==> flow/design.v <==
`timescale 1ns/1ns
module alu(
    input [3:0] op,
    input [WIDTH-1:0] a,
    input [WIDTH-1:0] b,
    output reg [WIDTH-1:0] result,
    input [3:0] cc_in,
    output logic [3:0] cc_out
);
parameter WIDTH = 16;
wire a_neg = a[WIDTH-1];
wire b_neg = b[WIDTH-1];
wire result_neg = result[WIDTH-1];
wire [WIDTH-1:0] carry_in = { 15'b0, cc_in[1] };
typedef enum logic [1:0] {
    CC_WB_NONE,
    CC_WB_NZCV,
    CC_WB_NZ
} cc_wb_type;
cc_wb_type cc_wb;
always_comb begin
    cc_out = cc_in;
    cc_wb = CC_WB_NONE;
    case (op)
          4'b0000: begin
            result = a + b;
        end
          4'b0001: begin
            cc_wb = CC_WB_NZCV;
            result = a + b + carry_in;
        end
          4'b0010: begin
            cc_wb = CC_WB_NZCV;
            result = a + b + carry_in;
        end
          4'b0011: begin
            cc_wb = CC_WB_NZCV;
            result = a - b;
        end
          4'b0100: begin
            cc_wb = CC_WB_NZCV;
            result = a - b - carry_in;
        end
          4'b0101: begin
            cc_wb = CC_WB_NZ;
            result = a & b;
        end
          4'b0110: begin
            cc_wb = CC_WB_NZ;
            result = a | b;
        end
          4'b0111: begin
            cc_wb = CC_WB_NZ;
            result = a ^ b;
        end
          4'b1000: begin
            cc_wb = CC_WB_NZ;
            result = a << b;
        end
          4'b1001: begin
            cc_wb = CC_WB_NZ;
            result = a >> b;
        end
          4'b1010: begin
            cc_wb = CC_WB_NZ;
            result = $signed(a) >>> b;  
        end
          4'b1011: begin
            cc_wb = CC_WB_NZ;
            result = ($signed(a) >>> b) | (a << (WIDTH-b));  
        end
          4'b1100: result = a + b;
          4'b1101: result = a + b;
                  default: result = 16'bX;
    endcase
    if (cc_wb == CC_WB_NZ || cc_wb == CC_WB_NZCV) begin
        cc_out[3] = result_neg;
        cc_out[2] = result == 16'b0;
    end
    if (cc_wb == CC_WB_NZCV) begin
        cc_out[1] = (a_neg & b_neg) ||  
            ((a_neg ^ b_neg) && !result_neg);  
        cc_out[0] = !(a_neg ^ b_neg) && (a_neg ^ result_neg);
    end
end
endmodule
`timescale 1ns/1ns
module regfile(
    input clk,
    input rst,
    input [RADDRWIDTH-1:0] raddr_a,
    output logic [REGWIDTH-1:0] rdata_a,
    input [RADDRWIDTH-1:0] raddr_b,
    output logic [REGWIDTH-1:0] rdata_b,
    input [RADDRWIDTH-1:0] raddr_c,
    output logic [REGWIDTH-1:0] rdata_c,
    input we,
    input [RADDRWIDTH-1:0] waddr,
    input [REGWIDTH-1:0] wdata
);
parameter RADDRWIDTH = 3;
parameter REGWIDTH = 16;
reg [REGWIDTH-1:0] r[2**RADDRWIDTH-1:1];
always_comb begin
    if (raddr_a != 0)
        rdata_a = r[raddr_a];
    else
        rdata_a = 0;
    if (raddr_b != 0)
        rdata_b = r[raddr_b];
    else
        rdata_b = 0;
    if (raddr_c != 0)
        rdata_c = r[raddr_c];
    else
        rdata_c = 0;
end
always_ff @(posedge clk) begin
    if (rst) begin
        for (int i = 1; i < 2**RADDRWIDTH; i++)
            r[i] <= 0;
    end else begin
        if (we && waddr != 0) begin
            r[waddr] <= wdata;
        end
    end
end
endmodule
`timescale 1ns/1ns
module cpu(
    input clk,
    input rst,
    output [IADDRWIDTH-1:0] addr,
    input  [DWIDTH-1:0] rdata,
    output logic [DWIDTH-1:0] wdata,
    output re,
    output we
);
localparam IADDRWIDTH = 16;
localparam IWIDTH = 16;
localparam DADDRWIDTH = 16;
localparam DWIDTH = 16;
logic ifetch_active;
logic load_active;
logic store_active;
logic [IADDRWIDTH-1:0] ifetch_address;
logic [IADDRWIDTH-1:0] load_store_address;
assign addr = (load_active || store_active) ? load_store_address :
                ifetch_active ? ifetch_address : 16'dX;
wire ifetch_bus_cycle = ifetch_active && !(load_active || store_active);
assign re = ifetch_active || load_active;
assign we = store_active;
reg [IADDRWIDTH-1:0] pc;
logic [IADDRWIDTH-1:0] s1_ifetch;
logic [IADDRWIDTH-1:0] pc_next;
logic s1_ifetch_valid;
logic s2_to_s1_take_branch;
logic s2_to_s1_stall;
logic [IADDRWIDTH-1:0] s2_pc_next;
assign ifetch_address = pc_next;
always_comb begin
    if (rst) begin
        pc_next = 16'hffff;
        ifetch_active = 0;
    end else if (s2_to_s1_stall) begin
        pc_next = pc;
        ifetch_active = 1;
    end else begin
        pc_next = s2_to_s1_take_branch ? s2_pc_next : pc + 16'd1;  
        ifetch_active = 1;
    end
    s1_ifetch = rdata;  
end
always_ff @(posedge clk) begin
    pc <= pc_next;
    s1_ifetch_valid <= ifetch_bus_cycle;
end
reg [IADDRWIDTH-1:0] ir;
reg [15:0] mem_immediate;
logic [15:0] mem_immediate_next;
reg [15:0] reg_lr;
reg [15:0] reg_sp;
reg [3:0]  reg_cc;
logic [15:0] reg_lr_next;
logic [15:0] reg_sp_next;
logic [3:0]  reg_cc_next;
wire reg_cc_n = reg_cc[3];
wire reg_cc_z = reg_cc[2];
wire reg_cc_c = reg_cc[1];
wire reg_cc_v = reg_cc[0];
wire [4:0] op = ir[15:11];
wire [3:0] alu_op = ir[14:11];
wire [2:0] reg_d = ir[10:8];
wire [2:0] reg_a = ir[7:5];
wire [1:0] reg_b_addr_mode = ir[4:3];
wire [2:0] reg_b = ir[2:0];
wire [15:0] reg_b_imm = ir[3] ? { 12'b111111111111, ir[3:0] } : { 12'b0, ir[3:0] };
wire is_load = (op == 5'b01100);
wire is_store = (op == 5'b01101);
wire [3:0] branch_cc = ir[13:10];
wire [15:0] branch_short_offset = ir[9] ? { 6'b111111, ir[9:0] } : { 6'b0, ir[9:0] };
wire branch_link = ir[9];
wire branch_reg_special = ir[3];
wire [2:0] branch_reg = reg_b;
logic [15:0] reg_a_out;
logic [15:0] reg_b_out;
logic [15:0] reg_d_out;
logic [15:0] alu_a_in;
logic [15:0] alu_b_in;
logic [15:0] alu_result;
logic [3:0] alu_cc;
logic do_reg_writeback;
logic [15:0] writeback_result;
logic reg_d_special;
typedef enum logic [2:0] {
    DECODE,
    IR_IMMEDIATE,
    LS1,
    LS2,
    BRANCH_DELAY
} state_t;
state_t state;
state_t state_next;
always_comb begin
    state_next = state;
    mem_immediate_next = mem_immediate;
    reg_cc_next = reg_cc;
    reg_lr_next = reg_lr;
    reg_sp_next = reg_sp;
    reg_d_special = 1'bX;
    s2_pc_next = 16'bX;
    alu_a_in = 16'bX;
    alu_b_in = 16'bX;
    s2_to_s1_take_branch = 0;
    s2_to_s1_stall = 0;
    do_reg_writeback = 0;
    writeback_result = 16'bX;
    load_active = 0;
    store_active = 0;
    wdata = 16'bX;
    load_store_address = 16'bX;
    casez (op)
    5'b10???: begin  
        if (branch_cc != 4'b1111) begin
            case (state)
                DECODE: begin
                    s2_pc_next = pc + branch_short_offset;
                    case (branch_cc)
                          4'b0000: s2_to_s1_take_branch = reg_cc_z;
                          4'b0001: s2_to_s1_take_branch = !reg_cc_z;
                       4'b0010: s2_to_s1_take_branch = reg_cc_c;
                       4'b0011: s2_to_s1_take_branch = !reg_cc_c;
                          4'b0100: s2_to_s1_take_branch = reg_cc_n;
                          4'b0101: s2_to_s1_take_branch = !reg_cc_n;
                          4'b0110: s2_to_s1_take_branch = reg_cc_v;
                          4'b0111: s2_to_s1_take_branch = !reg_cc_v;
                          4'b1000: s2_to_s1_take_branch = reg_cc_v && !reg_cc_z;
                          4'b1001: s2_to_s1_take_branch = !reg_cc_v || reg_cc_z;
                          4'b1010: s2_to_s1_take_branch = reg_cc_n == reg_cc_v;
                          4'b1011: s2_to_s1_take_branch = reg_cc_n != reg_cc_v;
                          4'b1100: s2_to_s1_take_branch = !reg_cc_z && (reg_cc_n == reg_cc_v);
                          4'b1101: s2_to_s1_take_branch = reg_cc_z || (reg_cc_n != reg_cc_v);
                          4'b1110: s2_to_s1_take_branch = 1;
                          4'b1111: s2_to_s1_take_branch = 0;
                    endcase
                    if (s2_to_s1_take_branch) begin
                        state_next = BRANCH_DELAY;
                    end
                end
                BRANCH_DELAY: begin
                    state_next = DECODE;
                end
                default: ;
            endcase
        end else if (branch_reg_special | branch_reg != 0) begin
            case (state)
                DECODE: begin
                    if (branch_reg_special) begin
                        case (branch_reg)
                            3'd0: s2_pc_next = reg_lr;
                            3'd1: s2_pc_next = reg_sp;
                            default: s2_pc_next = pc;  
                        endcase
                    end else begin
                        s2_pc_next = reg_b_out;
                    end
                    s2_to_s1_take_branch = 1;
                    state_next = BRANCH_DELAY;
                    if (branch_link) begin
                       reg_lr_next = pc;
                    end
                end
                BRANCH_DELAY: begin
                    state_next = DECODE;
                end
                default: ;
            endcase
        end else begin
            case (state)
                DECODE: begin
                    state_next = IR_IMMEDIATE;
                    mem_immediate_next = s1_ifetch;
                end
                IR_IMMEDIATE: begin
                    s2_pc_next = pc + mem_immediate;
                    s2_to_s1_take_branch = 1;
                    state_next = BRANCH_DELAY;
                    if (branch_link) begin
                       reg_lr_next = pc;
                    end
                end
                BRANCH_DELAY: begin
                    state_next = DECODE;
                end
                default: ;
            endcase
        end
    end  
    5'b00???,
    5'b010??: begin  
        alu_a_in = reg_a_out;
        writeback_result = alu_result;
        casez (reg_b_addr_mode)
            2'b0?: begin  
                alu_b_in = reg_b_imm;
                do_reg_writeback = 1;
                reg_cc_next = alu_cc;
            end
            2'b10: begin  
                alu_b_in = reg_b_out;
                do_reg_writeback = 1;
                reg_cc_next = alu_cc;
            end
            2'b11: begin  
                if (ir[2]) begin
                    case (state)
                        DECODE: begin
                            state_next = IR_IMMEDIATE;
                            mem_immediate_next = s1_ifetch;
                        end
                        IR_IMMEDIATE: begin
                            state_next = DECODE;
                            alu_b_in = mem_immediate;
                        end
                        default: ;
                    endcase
                end else begin
                    alu_b_in = 16'd0;
                end
                if (state_next == DECODE) begin
                    do_reg_writeback = 1;
                    reg_cc_next = alu_cc;
                    if (ir[1]) begin
                        do_reg_writeback = 0;
                        case (reg_d)
                            3'd0: reg_lr_next = alu_result;
                            3'd1: reg_sp_next = alu_result;
                            default: ;  
                        endcase
                    end
                    if (ir[0]) begin
                        case (reg_a)
                            3'd0: alu_a_in = reg_lr;
                            3'd1: alu_a_in = reg_sp;
                            default: alu_a_in = 16'd0;  
                        endcase
                    end
                end
            end
        endcase
    end  
    5'b0110?: begin  
        alu_a_in = reg_a_out;
        reg_d_special = 0;
        casez (reg_b_addr_mode)
            2'b0?: begin  
                alu_b_in = reg_b_imm;
            end
            2'b10: begin  
                alu_b_in = reg_b_out;
            end
            2'b11: begin  
                if (ir[2]) begin
                    case (state)
                        DECODE: begin
                            state_next = IR_IMMEDIATE;
                            mem_immediate_next = s1_ifetch;
                        end
                        IR_IMMEDIATE: begin
                            state_next = DECODE;
                            alu_b_in = mem_immediate;
                        end
                        default: ;
                    endcase
                end else begin
                    alu_b_in = 16'd0;
                end
                if (ir[1]) begin
                    reg_d_special = 1;
                end
                if (ir[0]) begin
                    case (reg_a)
                        3'd0: alu_a_in = reg_lr;
                        3'd1: alu_a_in = reg_sp;
                        default: alu_a_in = 16'd0;  
                    endcase
                end
            end
        endcase
        if (is_load) begin
            if (state_next != IR_IMMEDIATE) begin
                case (state)
                    IR_IMMEDIATE, DECODE: begin
                        state_next = LS1;
                        load_store_address = alu_result;
                        load_active = 1;
                        s2_to_s1_stall = 1;
                    end
                    LS1: begin
                        state_next = LS2;
                        s2_to_s1_stall = 1;
                        if (reg_d_special) begin
                            case (reg_d)
                                3'd0: reg_lr_next = rdata;
                                3'd1: reg_sp_next = rdata;
                                3'd2: ;  
                                3'd3: reg_cc_next = rdata[3:0];
                                default: ;  
                            endcase
                        end else begin
                            writeback_result = rdata;
                            do_reg_writeback = 1;
                        end
                    end
                    LS2: begin
                        state_next = DECODE;
                    end
                    default: ;
                endcase
            end
        end else begin
            if (state_next != IR_IMMEDIATE) begin
                case (state)
                    IR_IMMEDIATE, DECODE: begin
                        state_next = LS1;
                        load_store_address = alu_result;
                        store_active = 1;
                        s2_to_s1_stall = 1;
                        if (reg_d_special) begin
                            case (reg_d)
                                3'd0: wdata = reg_lr;
                                3'd1: wdata = reg_sp;
                                3'd2: wdata = pc;
                                3'd3: wdata = { 12'd0, reg_cc };
                                default: wdata = 16'd0;  
                            endcase
                        end else begin
                            wdata = reg_d_out;
                        end
                    end
                    LS1: begin
                        state_next = LS2;
                        s2_to_s1_stall = 1;
                    end
                    LS2: begin
                        state_next = DECODE;
                    end
                    default: ;
                endcase
            end
            if (state_next == LS1) begin
            end
        end
    end
    5'b0111?: begin  
    end
    5'b11???: begin  
    end
    endcase
end
always_ff @(posedge clk) begin
    if (rst) begin
        ir <= 0;
        state <= DECODE;
        mem_immediate <= 0;
        reg_cc <= 0;
        reg_lr <= 0;
        reg_sp <= 0;
    end else begin
        if (state_next == DECODE) begin
            if (s1_ifetch_valid) begin
                ir <= s1_ifetch;
            end else begin
                ir <= 0;  
            end
        end
        state <= state_next;
        mem_immediate <= mem_immediate_next;
        reg_cc <= reg_cc_next;
        reg_lr <= reg_lr_next;
        reg_sp <= reg_sp_next;
    end
end
regfile regs(
    .clk(clk),
    .rst(rst),
    .raddr_a(reg_a),
    .rdata_a(reg_a_out),
    .raddr_b(reg_b),
    .rdata_b(reg_b_out),
    .raddr_c(reg_d),
    .rdata_c(reg_d_out),
    .we(do_reg_writeback),
    .waddr(reg_d),
    .wdata(writeback_result)
);
alu alu(
    .op(alu_op),
    .a(alu_a_in),
    .b(alu_b_in),
    .result(alu_result),
    .cc_in(reg_cc),
    .cc_out(alu_cc)
);
endmodule
== Reports on cpu ==
What the tools print for cpu, step after step.
Lines are those of the file above, counted from 1.
Library cell names are shortened.
Not given: -

* Design top: cpu
* Clock input: clk
* Standard-cell library: sky130hd
* Library corner: tt_025C_1v80

== Word-level counts ==
Counts by Yosys on the flattened word-level netlist (proc, flatten, opt, wreduce; memories kept). Print and check cells are left out.
Memory sizes are those after Yosys's memory passes, which may raise the word count (mostly to a power of two), join words into wider ones and drop unused or constant bits.

* Reductions and logical operators: 49
* Muxes and demuxes: 148
* Shifts and indexed selects: 5
* Equal/unequal tests: 69
* Bitwise logic cells: 11
* Add/sub/neg operators: 8

{| class="wikitable"
|+ Operator list
! cell !! number
|-
| two-way mux 16 bit || 65
|-
| parallel mux 16 bit (select 2 bit) || 8
|-
| parallel mux 16 bit (select 11 bit) || 1
|-
| parallel mux 16 bit (select 3 bit) || 2
|-
| parallel mux 16 bit (select 4 bit) || 1
|-
| == test 4 bit with constant B || 14
|-
| adder 16 bit || 3
|-
| two-way mux 3 bit || 16
|-
| == test 4 x 3 -> 1 bit with constant B || 10
|-
| bitwise OR 16 bit || 2
|-
| >>> shifter 16 x 16 -> 16 bit || 2
|-
| left shift 16 x 32 -> 16 bit || 1
|-
| two-way mux 1 bit || 30
|-
| parallel mux 3 bit (select 2 bit) || 5
|-
| two-way mux 4 bit || 6
|-
| != test 3 bit with constant B || 7
|-
| != test 2 bit with constant B || 10
|-
| zero test 3 bit || 6
|-
| parallel mux 3 bit (select 3 bit) || 2
|-
| subtractor 5 x 16 -> 17 bit with constant A || 1
|-
| adder 16 x 1 -> 16 bit || 1
|-
| subtractor 16 x 1 -> 16 bit || 1
|-
| adder 16 x 1 -> 16 bit with constant B || 1
|-
| subtractor 16 bit || 1
|-
| bitwise AND 16 bit || 1
|-
| bitwise XOR 16 bit || 1
|-
| left shift 16 x 16 -> 16 bit || 1
|-
| right shift 16 x 16 -> 16 bit || 1
|}

Not listed: further kinds 39, cells in them 90.

* Memory cells: 1
* Output and inout bits: 34
* Register bits: 88
* Cells after elaboration: 299
* Memory bits (writable): 128
* Input port bits: 18

{| class="wikitable"
|+ Memories
! name !! words !! width !! RTL line !! text
|-
| regs.r || 8 || 16 || 103 || <nowiki>reg [REGWIDTH-1:0] r[2**RADDRWIDTH-1:1];</nowiki>
|}

== Longest topological paths ==
Depth = most cells in a row (Yosys ltp): at word level without a register or memory, in the mapped netlist without a sequential cell, where the memories' decode and read muxes count.

* Depth after elaboration: 19
* ABC_AREA: 0
* Depth in mapped cells: 25
* Mapped depth without buffers: 21

== After synthesis ==
Source: synth_stat.txt of the flow (Yosys; design flattened, memories mapped). It holds for the ABC_AREA given above (unset counts as 0); a run with the other value may have another netlist.

* Standard cells after synthesis: 2534
* Sequential part of the area: 5865.6 µm²
* Cell area after synthesis: 21725.8 µm²
* Buffers: 180
* Mapped flip-flops: 229

{| class="wikitable"
|+ Cells by type
! cell type !! number !! area in all (µm²)
|-
| edfxtp_1 || 128 || 3.84E+03
|-
| dfxtp_1 || 101 || 2.02E+03
|-
| mux2i_1 || 190 || 1.9E+03
|-
| mux4_2 || 77 || 1.73E+03
|-
| nor2_1 || 350 || 1313.76
|-
| ha_1 || 84 || 1.05E+03
|-
| nand2_1 || 211 || 792.01
|-
| a21oi_1 || 151 || 755.725
|-
| o21ai_0 || 107 || 535.514
|-
| clkbuf_1 || 127 || 476.707
|-
| nor3_1 || 80 || 400.384
|-
| a211oi_1 || 50 || 375.36
|-
| xnor2_1 || 42 || 367.853
|-
| inv_1 || 88 || 330.317
|-
| xor2_1 || 29 || 253.994
|-
| nand3_1 || 50 || 250.24
|-
| o22ai_1 || 40 || 250.24
|-
| o211ai_1 || 33 || 247.738
|}

Not listed: further types 93, cells in them 596.
By module: a second synthesis without flattening, with its own total; a netlist apart from the flattened one above.

* Cells (unflattened synthesis): 2582
* Area (unflattened synthesis): 21511.9 µm²

Each row is one instance without its submodules.

{| class="wikitable"
|+ By module
! module !! instances !! area (µm²) !! cells !! sequential area (µm²)
|-
| cpu || 1 || 8257.9 || 1144 || 1841.8
|-
| regfile || 1 || 7257.0 || 569 || 3363.2
|-
| alu || 1 || 5997.0 || 869 || 0.0
|}

== Timing after synthesis ==
Source: OpenSTA report_checks on the synthesized netlist (no wires, ideal clock, input and output delay 20% of the period each), path of least setup slack; recovery checks are left aside. Register names are those of the netlist, which keeps one name where synthesis merged equal registers.

* Kind: register -> output
* From: register (no name shown)
* To: output port addr[15]
* Arrival time: 5.508 ns
* Slack: 2.492 ns
* Path buffers: 4
* Output delay: 2.000 ns
* Launch time at the first pin: 0.000 ns
* Driving pins on the path: 25
* Required time: 8.000 ns
* Path delay: 5.508 ns
* Period: 10.0 ns
* Period reached after synthesis: 7.508 ns

"path delay" is the arrival time less input delay plus setup time.
At an output port there is no setup time.
"driving pins on the path": output pins that drive a net of the path, with the launching flip-flop's if there is one; two outputs of one cell count as two.
"period reached after synthesis" = period - worst setup slack (recovery checks aside). The figure is calculated, with input and output delays left at 20% of the set period.

* Path through: dfxtp_1 -> buf_6 -> and2_1 -> buf_6 -> a22o_1 -> nor3_2 -> nor2_2 -> inv_2 -> buf_2 -> clkbuf_1 -> ha_1 -> inv_1 -> fa_1 -> a21o_1 -> a211o_1 -> a211o_1 -> a41oi_1 -> xnor2_1 -> a2111oi_0 -> and4b_1 -> xnor3_1 -> nor2_1 -> nor4_2 -> nor2_1 -> a21o_1

{| class="wikitable"
|+ RTL lines, path after synthesis
! item !! RTL line !! text
|-
| to (decl) || 133 || <nowiki>output [IADDRWIDTH-1:0] addr,</nowiki>
|}

No chain of elaborated cells between the ends is given.

== Timing after layout ==
Path of least setup slack in the final report of job 1 (OpenROAD, finished layout, wires in). Where an end is a register, its clock arrival counts in the times.

* Kind: register -> output
* From: register ir[2]
* To: output port addr[15]
* Slack: 0.27 ns
* Output delay: 2.00 ns
* Required time: 8.00 ns
* Arrival time: 7.73 ns
* Period: 10.0 ns
* Path buffers: 3
* Driving pins on the path: 22
* Launch time at the first pin: 0.60 ns

The rows between start and end are the longest chain of elaborated cells between them; the timing report does not say that the signal goes this way. Where chains are equally long, one stands for them.
A line is the first line of the expression or statement that the cell stems from. Yosys adds cells for indexed reads and writes and turns some case tables into memories.
At most two assigning lines are given for a register; there are more.

* Path through: dfxtp_1 -> buf_4 -> and3b_1 -> o31ai_1 -> o21ai_2 -> o22ai_1 -> inv_1 -> fa_1 -> o21bai_1 -> a21oi_1 -> o21ai_0 -> nand3_1 -> a311oi_1 -> o21ai_0 -> a2111oi_0 -> nand4_1 -> mux2i_1 -> nor4_2 -> buf_4 -> nor2_1 -> a21o_1 -> clkdlybuf4s50_1
* Cells in the longest elaborated chain: 14
* Elaborated cells on any way between the ends: 62
* Classes of those cells: add/sub: 6; eq/ne: 2; shift: 5; mux: 40; logic: 5; reduce/logical: 4

{| class="wikitable"
|+ RTL lines, path post-layout
! item !! RTL line !! text
|-
| from (decl) || 178 || <nowiki>reg [IADDRWIDTH-1:0] ir;</nowiki>
|-
| from (assign) || 483 || <nowiki>ir <= 0;</nowiki>
|-
| from (assign) || 492 || <nowiki>ir <= s1_ifetch;</nowiki>
|-
| two-way mux 3 bit || 335 || <nowiki>if (ir[2]) begin</nowiki>
|-
| two-way mux 3 bit || 323 || <nowiki>casez (reg_b_addr_mode)</nowiki>
|-
| two-way mux 3 bit || 242 || <nowiki>casez (op)</nowiki>
|-
| zero test 3 bit || 350 || <nowiki>if (state_next == DECODE) begin</nowiki>
|-
| two-way mux 16 bit || 350 ||
|-
| parallel mux 16 bit (select 2 bit) || 323 ||
|-
| parallel mux 16 bit (select 2 bit) || 242 ||
|-
| subtractor 16 bit || 42 || <nowiki>result = a - b - carry_in;</nowiki>
|-
| subtractor 16 x 1 -> 16 bit || 42 ||
|-
| parallel mux 16 bit (select 11 bit) || 24 || <nowiki>case (op)</nowiki>
|-
| two-way mux 16 bit || 412 || <nowiki>case (state)</nowiki>
|-
| two-way mux 16 bit || 411 || <nowiki>if (state_next != IR_IMMEDIATE) begin</nowiki>
|-
| two-way mux 16 bit || 242 ||
|-
| two-way mux 16 bit || 148 || <nowiki>assign addr = (load_active || store_active) ? load_store_address :</nowiki>
|-
| to (decl) || 133 || <nowiki>output [IADDRWIDTH-1:0] addr,</nowiki>
|}

--- measured runs ---
Measured data: module cpu, platform sky130hd, 2 stored runs of the flow under differing settings, order arbitrary. Input and output delays are each 20% of the period that was set; the output load is 0.01 pF.
By "achieved clock period" is meant the clock period of the run minus its worst setup slack. This is arithmetic on one report: input and output delays are still those of the set period (20% each).
"worst setup path time" means the part of the period allowed to the worst setup path (the constraints hold back 20% at inputs and 20% at outputs) less its slack; where the path has registers, the arrival times of their clocks count too.
"power" is the tool's figure for a default switching activity; nothing was simulated.

Job 1
==> flow/run.sh <==
#!/bin/bash
# the make line also repeats the synthesis and layout settings of config.mk as NAME=value (left out here)
make -C /OpenROAD-flow-scripts/flow DESIGN_CONFIG=/design/flow/config.mk WORK_HOME=/design/flow/orfs CLKGATE_MAP_FILE= finish
==> flow/config.mk <==
export PLATFORM = sky130hd
export DESIGN_NAME = cpu
export DESIGN_NICKNAME = cpu
export VERILOG_FILES = /design/flow/design.v
export SDC_FILE = /design/flow/constraint.sdc
export NUM_CORES = 4
export LEC_CHECK = 0
export CAP_MARGIN = 20
export CELL_PAD_IN_SITES_DETAIL_PLACEMENT = 2
export CELL_PAD_IN_SITES_GLOBAL_PLACEMENT = 3
export CORE_MARGIN = 2
export CORE_UTILIZATION = 40
export GPL_ROUTABILITY_DRIVEN = 0
export HOLD_SLACK_MARGIN = 0.07
export MAX_ROUTING_LAYER = met4
export SLEW_MARGIN = 30
export TNS_END_PERCENT = 80
==> flow/constraint.sdc <==
create_clock -name core_clock -period 10.0 [get_ports {clk}]
set_input_delay 2.0000 -clock core_clock [delete_from_list [all_inputs] [get_ports {clk}]]
set_output_delay 2.0000 -clock core_clock [all_outputs]
set_load 0.01 [all_outputs]

==> results of job 1 <==
chip area after synthesis (Yosys): 21725.8 µm²
die area: 56195.1 µm²
standard-cell area of the final layout: 24230.7 µm²
utilization: 45.1 %
worst setup slack after layout: 0.266 ns
total negative slack: 0.000 ns
worst hold slack: 0.523 ns
power: 4.865 mW
achieved clock period: 9.734 ns
worst setup path time: 7.73 ns
worst setup path kind: register -> output

Job 2
==> flow/run.sh <==
#!/bin/bash
# the make line also repeats the synthesis and layout settings of config.mk as NAME=value (left out here)
make -C /OpenROAD-flow-scripts/flow DESIGN_CONFIG=/design/flow/config.mk WORK_HOME=/design/flow/orfs CLKGATE_MAP_FILE= finish
==> flow/config.mk <==
export PLATFORM = sky130hd
export DESIGN_NAME = cpu
export DESIGN_NICKNAME = cpu
export VERILOG_FILES = /design/flow/design.v
export SDC_FILE = /design/flow/constraint.sdc
export NUM_CORES = 4
export LEC_CHECK = 0
export CAP_MARGIN = 30
export CELL_PAD_IN_SITES_DETAIL_PLACEMENT = 2
export CELL_PAD_IN_SITES_GLOBAL_PLACEMENT = 0
export CORE_ASPECT_RATIO = 1.06
export CORE_MARGIN = 4
export CORE_UTILIZATION = 59
export CTS_CLUSTER_DIAMETER = 196
export CTS_CLUSTER_SIZE = 97
export GPL_TIMING_DRIVEN = 0
export MIN_ROUTING_LAYER = met2
export PLACE_DENSITY_LB_ADDON = 0.16
export SLEW_MARGIN = 20
export TNS_END_PERCENT = 15
==> flow/constraint.sdc <==
create_clock -name core_clock -period 6.53 [get_ports {clk}]
set_input_delay 1.3060 -clock core_clock [delete_from_list [all_inputs] [get_ports {clk}]]
set_output_delay 1.3060 -clock core_clock [all_outputs]
set_load 0.01 [all_outputs]

==> results of job 2 <==
did not finish, placement stopped with DPL-0033
--- end ---
